==> flow/design.v <==
module INV_IP #(parameter IP_WIDTH = 6) (
    IN_1, IN_2,
    OUT_INV
);
input  [IP_WIDTH-1:0] IN_1, IN_2;
output [IP_WIDTH-1:0] OUT_INV;
parameter LOOP_IDX = 8;
genvar i;
reg [IP_WIDTH-1:0] old_r [0:LOOP_IDX-1];
reg [IP_WIDTH-1:0] r [0:LOOP_IDX-1];
reg [IP_WIDTH-1:0] q [0:LOOP_IDX-1];
reg signed [IP_WIDTH-1:0] old_t [0:LOOP_IDX-1];
reg [3:0] index [1:LOOP_IDX-1];
reg signed [IP_WIDTH-1:0] t [0:LOOP_IDX-1];
generate
for(i=0;i<LOOP_IDX;i=i+1) begin: loop_old_r
    always@(*) begin
        if(i==0) begin
            old_r[0] = (IN_1 > IN_2)? IN_1:IN_2;
        end
        else begin
            old_r[i] = r[i-1];        
        end
    end
end
endgenerate
generate
for(i=0;i<LOOP_IDX;i=i+1) begin: loop_r
    always@(*) begin
        if(i==0) begin
            r[0] = (IN_1 > IN_2)? IN_2:IN_1;
        end
        else begin
            if(r[i-1]!=0)
                r[i] = old_r[i-1] - q[i-1] * r[i-1];
            else
                r[i] = 0;
        end
    end
end
endgenerate
generate
for(i=0;i<LOOP_IDX;i=i+1) begin: loop_q
    always@(*) begin
        if(r[i]!=0)
            q[i] = old_r[i] / r[i];
        else
            q[i] = 0;
    end
end
endgenerate
generate
for(i=0;i<LOOP_IDX;i=i+1) begin: loop_old_t
    always@(*) begin
        if(i==0) begin
            old_t[0] = 0;    
        end
        else begin
            if(r[i-1]!=0) begin
                old_t[i] = t[i-1];
            end
            else
                old_t[i] = 0;
        end
    end
end
endgenerate
generate
for(i=1;i<LOOP_IDX;i=i+1) begin: loop_index
    always@(*) begin
            if(r[i-1]!=0) begin
                index[i] = i;
            end
            else
                index[i] = index[i-1];
    end
end
endgenerate
generate
for(i=0;i<LOOP_IDX;i=i+1) begin: loop_t
    always@(*) begin
        if(i==0) begin
            t[0] = 1;    
        end
        else begin
            if(r[i-1]!=0)
                t[i] = old_t[i-1] - q[i-1] * t[i-1];
            else
                t[i] = 0;
        end
    end
end
endgenerate
assign OUT_INV = (old_t[index[LOOP_IDX-1]][IP_WIDTH-1]==1)? old_t[index[LOOP_IDX-1]]+old_r[0]:old_t[index[LOOP_IDX-1]];
endmodule
module EC_TOP(
    clk, rst_n, in_valid,
    in_Px, in_Py, in_Qx, in_Qy, in_prime, in_a,
    out_valid, out_Rx, out_Ry
);
input clk, rst_n, in_valid;
input [6-1:0] in_Px, in_Py, in_Qx, in_Qy, in_prime, in_a;
output reg out_valid;
output reg [6-1:0] out_Rx, out_Ry;
localparam S_IDLE = 0;
localparam S_IN_DATA = 1;
localparam S_P_ADD = 2;
localparam S_P_DOU = 3;
localparam S_XR_YR = 4;
localparam S_OUT = 5;
parameter IP_WIDTH = 6;
reg [2:0] current_state, next_state;
reg [3:0] cnt_s_p;
reg [2:0] cnt_xr_yr;
reg [5:0] px_reg;
reg [5:0] py_reg;
reg [5:0] qx_reg;
reg [5:0] qy_reg;
reg [5:0] a_reg;
reg [5:0] prime_reg;
wire [5:0] p_sub_xp;
wire [5:0] p_sub_yp;
wire [5:0] p_sub_xq;
wire [5:0] p_sub_xr;
wire [6:0] xq_xp1;
wire [6:0] yq_yp1;
wire [7:0] xr_w;
wire [6:0] xp2_3_a;
reg [5:0] xr_reg ;
reg [5:0] s_reg;
reg [11:0] mod_in;
wire [5:0] mod_out;
reg [IP_WIDTH-1:0]  IN_2;
wire [IP_WIDTH-1:0] OUT_INV;
reg [5:0] yp2_ip;
wire [6:0] xp_xr1;
wire [11:0]mul_out;
reg [5:0] mul_in1, mul_in2;
wire [6:0] s_xp_xr1_yp1;
always@(posedge clk or negedge rst_n) begin
    if(!rst_n)
        current_state <= S_IDLE;
    else
        current_state <= next_state;
end
always@(*) begin
    case (current_state)
        S_IDLE:    next_state = in_valid? S_IN_DATA:S_IDLE;
        S_IN_DATA: next_state = (px_reg==qx_reg && py_reg==qy_reg)? S_P_DOU:S_P_ADD;
        S_P_ADD:   next_state = (cnt_s_p==4)? S_XR_YR:S_P_ADD;
        S_P_DOU:   next_state = (cnt_s_p==8)? S_XR_YR:S_P_DOU;
        S_XR_YR:   next_state = (cnt_xr_yr==6)? S_OUT:S_XR_YR;
        S_OUT:     next_state = S_IDLE;
        default: next_state = S_IDLE;
    endcase
end
always @(posedge clk or negedge rst_n) begin
    if (!rst_n) 
        cnt_s_p <= 0;    
    else begin
        if(current_state==S_P_ADD && cnt_s_p<=3)
            cnt_s_p <= cnt_s_p + 1;
        else if(current_state==S_P_DOU && cnt_s_p<=7)
            cnt_s_p <= cnt_s_p + 1;
        else
            cnt_s_p <= 0;
    end  
end
always @(posedge clk or negedge rst_n) begin
    if (!rst_n) 
        cnt_xr_yr <= 0;    
    else begin
        if(current_state==S_XR_YR && cnt_xr_yr<=5)
            cnt_xr_yr <= cnt_xr_yr + 1;
        else
            cnt_xr_yr <= 0;
    end  
end
always@(posedge clk or negedge rst_n) begin
    if(!rst_n) 
        px_reg <= 0;
    else begin
        if(in_valid)
            px_reg <= in_Px;
    end
end
always@(posedge clk or negedge rst_n) begin
    if(!rst_n) 
        py_reg <= 0;
    else begin
        if(in_valid)
            py_reg <= in_Py;
    end
end
always@(posedge clk or negedge rst_n) begin
    if(!rst_n) 
        qx_reg <= 0;
    else begin
        if(in_valid)
            qx_reg <= in_Qx;
    end
end
always@(posedge clk or negedge rst_n) begin
    if(!rst_n) 
        qy_reg <= 0;
    else begin
        if(in_valid)
            qy_reg <= in_Qy;
    end
end
always@(posedge clk or negedge rst_n) begin
    if(!rst_n) 
        a_reg <= 0;
    else begin
        if(in_valid)
            a_reg <= in_a;
    end
end
always@(posedge clk or negedge rst_n) begin
    if(!rst_n) 
        prime_reg <= 2;
    else begin
        if(in_valid)
            prime_reg <= in_prime;
    end
end
assign p_sub_xp = prime_reg - px_reg;
assign p_sub_yp = prime_reg - py_reg;
assign p_sub_xq = prime_reg - qx_reg;
assign p_sub_xr = prime_reg - mod_out;
assign xq_xp1 = qx_reg + p_sub_xp;    
assign yq_yp1 = qy_reg + p_sub_yp;    
assign xr_w = mod_out + p_sub_xp + p_sub_xq;  
assign xp_xr1 = px_reg + p_sub_xr;
assign s_xp_xr1_yp1 = mod_out + p_sub_yp;
assign xp2_3_a = mod_out + a_reg;
always@(posedge clk or negedge rst_n) begin
    if(!rst_n)
        s_reg <= 0;
    else begin
        if(current_state==S_P_ADD && cnt_s_p==4 || current_state==S_P_DOU && cnt_s_p==8)
            s_reg <= mod_out;
    end
end
always @(posedge clk or negedge rst_n) begin
    if (!rst_n) begin
       xr_reg <= 0;
    end
    else begin
        if(cnt_xr_yr==2) 
            xr_reg <= mod_out;
    end
end
always @(posedge clk or negedge rst_n) begin
    if(!rst_n)
        mod_in <= 0;
    else begin
        if(current_state==S_P_ADD) begin
            case(cnt_s_p)
                'd0: mod_in <= xq_xp1;
                'd1: mod_in <= yq_yp1;
                'd3: mod_in <= mul_out;
            endcase
        end
        else if(current_state==S_P_DOU) begin
            case(cnt_s_p)
                'd0: mod_in <= {py_reg, 1'b0};
                'd2: mod_in <= mul_out;
                'd4: mod_in <= mul_out;
                'd5: mod_in <= xp2_3_a;
                'd7: mod_in <= mul_out;
            endcase
        end
        else if(current_state==S_XR_YR) begin
             case(cnt_xr_yr)
                'd0: mod_in <= mul_out;
                'd1: mod_in <= xr_w;
                'd2: mod_in <= xp_xr1;
                'd4: mod_in <= mul_out;
                'd5: mod_in <= s_xp_xr1_yp1;
            endcase
        end
    end
end
assign mod_out = mod_in % prime_reg;
always@(posedge clk or negedge rst_n) begin
    if(!rst_n)
        IN_2 <= 0;
    else begin
        if((current_state==S_P_ADD || current_state==S_P_DOU) && cnt_s_p==1) begin
            IN_2 <= mod_out;
        end
    end
end
INV_IP #(.IP_WIDTH(IP_WIDTH)) I_INV_IP ( .IN_1(prime_reg), .IN_2(IN_2), . OUT_INV(OUT_INV));
always@(posedge clk or negedge rst_n) begin
    if(!rst_n) 
        yp2_ip <= 0;
    else begin
        if(current_state==S_P_DOU && cnt_s_p==2)
            yp2_ip <= OUT_INV;
    end
end
always @(posedge clk or negedge rst_n) begin
    if(!rst_n)
        mul_in1 <= 0;
    else begin
         if(current_state==S_P_ADD) begin
            case(cnt_s_p)
                'd2: mul_in1 <= mod_out;
                'd4: mul_in1 <= mod_out;
            endcase
        end
        else if(current_state==S_P_DOU) begin
            case(cnt_s_p)
                'd1: mul_in1 <= px_reg;
                'd3: mul_in1 <= 3;
                'd6: mul_in1 <= mod_out;
                'd8: mul_in1 <= mod_out;
            endcase
        end
        else if(current_state==S_XR_YR) begin
            case(cnt_xr_yr)
                'd3: mul_in1 <= s_reg;
            endcase
        end
    end
end
always @(posedge clk or negedge rst_n) begin
    if(!rst_n)
        mul_in2 <= 0;
    else begin
         if(current_state==S_P_ADD) begin
            case(cnt_s_p)
                'd2: mul_in2 <= OUT_INV;
                'd4: mul_in2 <= mod_out;
            endcase
        end
        else if(current_state==S_P_DOU) begin
            case(cnt_s_p)
                'd1: mul_in2 <= px_reg;
                'd3: mul_in2 <= mod_out;
                'd6: mul_in2 <= yp2_ip;
                'd8: mul_in2 <= mod_out;
            endcase
        end
        else if(current_state==S_XR_YR) begin
            case(cnt_xr_yr)
                'd3: mul_in2 <= mod_out;
            endcase
        end
    end
end
assign mul_out = mul_in1 * mul_in2;
always @(posedge clk or negedge rst_n) begin
    if(!rst_n)
        out_valid <= 0;
    else begin
        if(cnt_xr_yr==6)
            out_valid <= 1;
        else
            out_valid <= 0;
    end
end
always @(posedge clk or negedge rst_n) begin
    if(!rst_n)
        out_Rx <= 0;
    else begin
        if(cnt_xr_yr==6)
            out_Rx <= xr_reg;
        else
            out_Rx <= 0;
    end
end
always @(posedge clk or negedge rst_n) begin
    if(!rst_n)
        out_Ry <= 0;
    else begin
        if(cnt_xr_yr==6)
            out_Ry <= mod_out;
        else
            out_Ry <= 0;
    end
end
endmodule
# Tool chain data of EC_TOP
# What the tools print for EC_TOP, step after step.
# Lines are those of the file above, counted from 1.
# The mark - stands for no value.
# setup
design	EC_TOP
clock_port	clk
library	sky130hd
pvt_corner	tt_025C_1v80

# Elaborated design
# Source: Yosys, flattened and elaborated. Widths are those after wreduce. Registers that Yosys merges into a memory's read port (data or address) are not register bits. Print and check cells do not count.
# bits
register_bits	107
in_bits	39
out_inout_bits	13
wordCells	199
# op_classes
addsub	26
mul	12
div_mod_pow	7
n_cmp	4
n_eq	33
muxes	66
n_reduce_logical	32
# ops
operator	n
multiplier 6 x 6 -> 6 bit	11
two-way mux 6 bit	38
divider 6 x 6 -> 6 bit	6
subtractor 6 bit	14
remainder unit 12 x 6 -> 12 bit	1
multiplier 6 x 6 -> 12 bit	1
case mux 12 bit (select 3 bit)	2
nonzero test 6 bit	8
case mux 12 bit (select 4 bit)	1
case mux 6 bit (select 8 bit)	1
adder 6 x 6 -> 7 bit	6
case mux 6 bit (select 3 bit)	2
two-way mux 12 bit	3
two-way mux 3 bit	10
== test 3 bit with constant B	8
== test 3 x 2 -> 1 bit with constant B	6
== test 4 x 3 -> 1 bit with constant B	4
inequality test 5 x 4 -> 1 bit with constant B	3
case mux 3 bit (select 5 bit)	1
AND reduction 4 bit	3
== test 6 bit	2
case mux 6 bit (select 2 bit)	1
== test 3 x 1 -> 1 bit with constant B	3
logical NOT 3 bit	3
logical AND 1 bit	8
OR reduction 2 bit	4
== test 4 x 2 -> 1 bit with constant B	2
adder 7 x 6 -> 8 bit	1
# Other operator kinds: 20; their cells: 27.

# Longest topological paths
# Yosys ltp: most cells in a row. Word level: on the elaborated netlist, between registers, memories and ports. Mapped: between sequential cells and ports; inverters and the memories' decode and read muxes count.
# logic_depth
word_depth	40
abc_area	1
depth_mapped	414
mapped_depth_nobuf	402

# After synthesis
# Source: synth_stat.txt of the flow (Yosys; design flattened, memories mapped). It holds for the ABC_AREA given above (unset counts as 0); a run with the other value may have another netlist.
# Totals and module areas in this step are rounded.
# types
cell_type	n	type_area_um2
sky130_fd_sc_hd__ha_1	416	5.2E+03
sky130_fd_sc_hd__nand2_1	748	2.81E+03
sky130_fd_sc_hd__dfrtp_1	108	2.7E+03
sky130_fd_sc_hd__inv_1	612	2.3E+03
sky130_fd_sc_hd__fa_1	109	2.18E+03
sky130_fd_sc_hd__nor2_1	378	1.42E+03
sky130_fd_sc_hd__o21ai_0	275	1376.32
sky130_fd_sc_hd__xor2_1	126	1.1E+03
sky130_fd_sc_hd__xnor2_1	99	867.082
sky130_fd_sc_hd__a21oi_1	132	660.634
sky130_fd_sc_hd__nand3_1	125	625.6
sky130_fd_sc_hd__o21bai_1	39	292.781
sky130_fd_sc_hd__nand4_1	45	281.52
sky130_fd_sc_hd__a21o_1	35	262.752
sky130_fd_sc_hd__nand2_2	39	243.984
sky130_fd_sc_hd__nand3_2	19	190.182
sky130_fd_sc_hd__nor3_1	38	190.182
sky130_fd_sc_hd__buf_6	14	157.651
# Other cell types: 57; their cells: 322.
# synth_totals
cell_count	3679
area_um2	25290
sequential_area_um2	2755
ffs	110
buf_cells	66

# Worst setup path after synthesis
# OpenSTA on the mapped netlist: ideal clock, no wires. The path of least setup slack (recovery checks aside). Input and output delay are each 20% of the period. Register names are those of the netlist, which keeps one name where synthesis merged equal registers.
# synth_timing
kind	reg-to-reg
start	register prime_reg[0]
end	register yp2_ip[5]
tclk_ns	77.0
setup_time_ns	0.130
t_first_pin_ns	0.000
arrival_time_ns	57.890
required_ns	76.870
path_slack_ns	18.980
delay_ns	58.020
path_stages	382
n_path_buf	13
period_less_setup_slack_ns	58.02
# "delay_ns" = arrival - input delay + setup time.
# "path_stages" counts driving pins, that of a launching flip-flop among them; a cell with two outputs on the path counts twice.
# "period_less_setup_slack_ns" is the clock period less the worst setup slack; recovery checks do not enter. This is arithmetic on one report: input and output delays are still those of the set period (20% each).
# Between the ends stands the longest chain of elaborated cells between them, by number of cells; it is not shown to be the way that was timed. Of several equally long chains one is given.
# A line is the first line of the expression or statement that the cell stems from. Yosys adds cells for indexed reads and writes and turns some case tables into memories.
# synth_between
cell_sequence	sky130_fd_sc_hd__dfrtp_1 > sky130_fd_sc_hd__inv_1 > sky130_fd_sc_hd__ha_1 > sky130_fd_sc_hd__inv_1 > sky130_fd_sc_hd__nand2_1 > sky130_fd_sc_hd__nand2_1 > sky130_fd_sc_hd__nand2_1 > sky130_fd_sc_hd__nand3_2 > sky130_fd_sc_hd__nand2_2 > sky130_fd_sc_hd__nand2_1 > sky130_fd_sc_hd__nand2_2 > sky130_fd_sc_hd__nand2_2 > sky130_fd_sc_hd__nor2_8 > sky130_fd_sc_hd__nand3_1 > sky130_fd_sc_hd__nand2_1 > sky130_fd_sc_hd__inv_1 > sky130_fd_sc_hd__ha_1 > sky130_fd_sc_hd__o21ai_0 > (+346 left out) > sky130_fd_sc_hd__nand3_1 > sky130_fd_sc_hd__nand3_2 > sky130_fd_sc_hd__nand2_4 > sky130_fd_sc_hd__nand2_2 > sky130_fd_sc_hd__buf_6 > sky130_fd_sc_hd__nand4_1 > sky130_fd_sc_hd__nand2_1 > sky130_fd_sc_hd__nor2_1 > sky130_fd_sc_hd__nand2_1 > sky130_fd_sc_hd__ha_1 > sky130_fd_sc_hd__a21oi_1 > sky130_fd_sc_hd__nand2_1 > sky130_fd_sc_hd__a21o_1 > sky130_fd_sc_hd__a21oi_1 > sky130_fd_sc_hd__xnor2_1 > sky130_fd_sc_hd__nor2_2 > sky130_fd_sc_hd__nand2_1 > sky130_fd_sc_hd__o21ai_1
elab_chain_cells	38
cells_between	82
classes_between	13 x add/sub; 11 x mul; 6 x div; 1 x compare; 7 x eq/ne; 36 x mux; 8 x reduce/logical
# synth_rtl
item	line_no	text
start, declared	120	reg [5:0] prime_reg;
start, assigned	221	prime_reg <= 2;
start, assigned	224	prime_reg <= in_prime;
> comparator 6 bit	19	old_r[0] = (IN_1 > IN_2)? IN_1:IN_2;
two-way mux 6 bit	19
divider 6 x 6 -> 6 bit	46	q[i] = old_r[i] / r[i];
two-way mux 6 bit	45	if(r[i]!=0)
multiplier 6 x 6 -> 6 bit	35	r[i] = old_r[i-1] - q[i-1] * r[i-1];
subtractor 6 bit	35
two-way mux 6 bit	34	if(r[i-1]!=0)
(+24 left out)	-
two-way mux 6 bit	34
nonzero test 6 bit	71	if(r[i-1]!=0) begin
two-way mux 3 bit	71
== test 3 bit	94	assign OUT_INV = (old_t[index[LOOP_IDX-1]][IP_WIDTH-1]==1)? old_t[index[LOOP_IDX-1]]+old_r[0]:old_t[index[LOOP ...
case mux 6 bit (select 8 bit)	94
adder 6 bit	94
two-way mux 6 bit	94
end, assigned	298	yp2_ip <= 0;
end, assigned	301	yp2_ip <= OUT_INV;
end, declared	135	reg [5:0] yp2_ip;

# Path in the finished layout
# From the final timing report of job 2: the path of least setup slack in the routed layout; clock arrival at registers is part of the times.
# layout_timing
kind	reg-to-reg
start	register prime_reg[1]
end	register mul_in2[5]
tclk_ns	95.6
setup_time_ns	0.07
t_first_pin_ns	0.37
arrival_time_ns	68.64
required_ns	95.91
path_slack_ns	27.27
path_stages	376
n_path_buf	1
# Between the ends stands the longest chain of elaborated cells between them, by number of cells; it is not shown to be the way that was timed. Of several equally long chains one is given.
# At most two assigning lines are given for a register; there are more.
# layout_between
cell_sequence	sky130_fd_sc_hd__dfstp_2 > sky130_fd_sc_hd__ha_1 > sky130_fd_sc_hd__nand2_1 > sky130_fd_sc_hd__nand2_1 > sky130_fd_sc_hd__nand2_1 > sky130_fd_sc_hd__nand3_2 > sky130_fd_sc_hd__nand2_2 > sky130_fd_sc_hd__nand2_1 > sky130_fd_sc_hd__nand2_2 > sky130_fd_sc_hd__nand2_2 > sky130_fd_sc_hd__nor2_8 > sky130_fd_sc_hd__nand3_1 > sky130_fd_sc_hd__nand2_1 > sky130_fd_sc_hd__inv_1 > sky130_fd_sc_hd__ha_1 > sky130_fd_sc_hd__o21ai_0 > sky130_fd_sc_hd__nand2_1 > sky130_fd_sc_hd__nand2_1 > (+340 left out) > sky130_fd_sc_hd__nand3_1 > sky130_fd_sc_hd__nand3_2 > sky130_fd_sc_hd__nand2_4 > sky130_fd_sc_hd__nand2_2 > sky130_fd_sc_hd__nor2_2 > sky130_fd_sc_hd__nand2_1 > sky130_fd_sc_hd__nand2_1 > sky130_fd_sc_hd__nor2_1 > sky130_fd_sc_hd__nand2_1 > sky130_fd_sc_hd__ha_1 > sky130_fd_sc_hd__a21oi_1 > sky130_fd_sc_hd__nand2_1 > sky130_fd_sc_hd__a21o_1 > sky130_fd_sc_hd__a21oi_1 > sky130_fd_sc_hd__xnor2_1 > sky130_fd_sc_hd__nor2_2 > sky130_fd_sc_hd__nand2_1 > sky130_fd_sc_hd__a21oi_1
elab_chain_cells	40
cells_between	89
classes_between	13 x add/sub; 11 x mul; 7 x div; 1 x compare; 7 x eq/ne; 42 x mux; 8 x reduce/logical
# layout_rtl
item	line_no	text
start, declared	120	reg [5:0] prime_reg;
start, assigned	221	prime_reg <= 2;
start, assigned	224	prime_reg <= in_prime;
> comparator 6 bit	19	old_r[0] = (IN_1 > IN_2)? IN_1:IN_2;
two-way mux 6 bit	19
divider 6 x 6 -> 6 bit	46	q[i] = old_r[i] / r[i];
two-way mux 6 bit	45	if(r[i]!=0)
multiplier 6 x 6 -> 6 bit	35	r[i] = old_r[i-1] - q[i-1] * r[i-1];
subtractor 6 bit	35
two-way mux 6 bit	34	if(r[i-1]!=0)
(+26 left out)	-
two-way mux 3 bit	71	if(r[i-1]!=0) begin
== test 3 bit	94	assign OUT_INV = (old_t[index[LOOP_IDX-1]][IP_WIDTH-1]==1)? old_t[index[LOOP_IDX-1]]+old_r[0]:old_t[index[LOOP ...
case mux 6 bit (select 8 bit)	94
adder 6 bit	94
two-way mux 6 bit	94
case mux 6 bit (select 2 bit)	334	case(cnt_s_p)
two-way mux 6 bit	333	if(current_state==S_P_ADD) begin
end, assigned	336	'd4: mul_in2 <= mod_out;
end, assigned	341	'd1: mul_in2 <= px_reg;
end, declared	138	reg [5:0] mul_in1, mul_in2;

# EC_TOP through Yosys and OpenROAD on sky130hd: 6 stored runs, unordered, with their settings and measured results. The constraints put input and output delay at 20% of the set period each and load the outputs with 0.01 pF.
# "timing.achieved_period_ns" = clock period - worst setup slack. The figure is calculated, with input and output delays left at 20% of the set period.
# "timing.worst_path_ns" is the time allowed to the run's worst setup path (the clock period less input and output delay, where it has them) less its slack. Clock arrival times count: a late capture clock shortens it, a late launch clock lengthens it.
# The results are shown rounded.
# Settings: -- = not set for that run.
# Among the results, -- means that no value is shown for the run.
run	CELL_PAD_IN_SITES_DETAIL_PLACEMENT	CELL_PAD_IN_SITES_GLOBAL_PLACEMENT	CORE_ASPECT_RATIO	CORE_UTILIZATION	GPL_ROUTABILITY_DRIVEN	HOLD_SLACK_MARGIN	MAX_ROUTING_LAYER	MIN_ROUTING_LAYER	SETUP_SLACK_MARGIN	period_ns	CAP_MARGIN	CORE_MARGIN	SLEW_MARGIN	ABC_AREA	CTS_CLUSTER_SIZE	GPL_TIMING_DRIVEN	PLACE_DENSITY	TNS_END_PERCENT	design.die.area_um2	synthesis_area_um2	tns_setup_ns	finish.utilization_frac	timing.worst_path_ns	critical_path_kind	final_cell_area_um2	timing.hold.ws_ns	fin_ws_ns	timing.achieved_period_ns
job 1	2	3	1.04	58	1	-0.04	met4	met2	1.59	66.5	20	2	20	--	--	--	--	--	--	--	--	--	--	--	--	--	--	--
job 2	2	2	--	29	--	--	--	--	5.0	95.6	0	3	20	1	76	1	0.88	60	90770	25290	0.000	0.317	68.33	reg-to-reg	27200	0.465	27.27	68.333
job 3	2	0	1.07	29	--	--	--	--	5.0	95.6	30	3	20	1	76	1	0.88	60	--	--	--	--	--	--	--	--	--	--
job 4	0	3	1.04	52	1	-0.04	met5	met2	-2.0	66.5	20	6	20	--	--	--	--	--	--	--	--	--	--	--	--	--	--	--
job 5	--	--	--	29	--	--	--	--	5.0	75.2	40	3	0	--	55	0	0.88	5	88500	24640	0.000	0.338	67.85	reg-to-reg	28370	0.458	7.348	67.852
job 6	0	3	0.68	52	1	-0.04	met5	met2	5.0	66.5	20	6	20	--	--	--	--	--	--	--	--	--	--	--	--	--	--	--
# Job 1: no final report: placement broke off with GPL-0301
# Job 3: no final report: routing broke off with ODB-0269
# Job 4: no final report: placement broke off with GPL-0301
# Job 6: no final report: placement broke off with GPL-0301
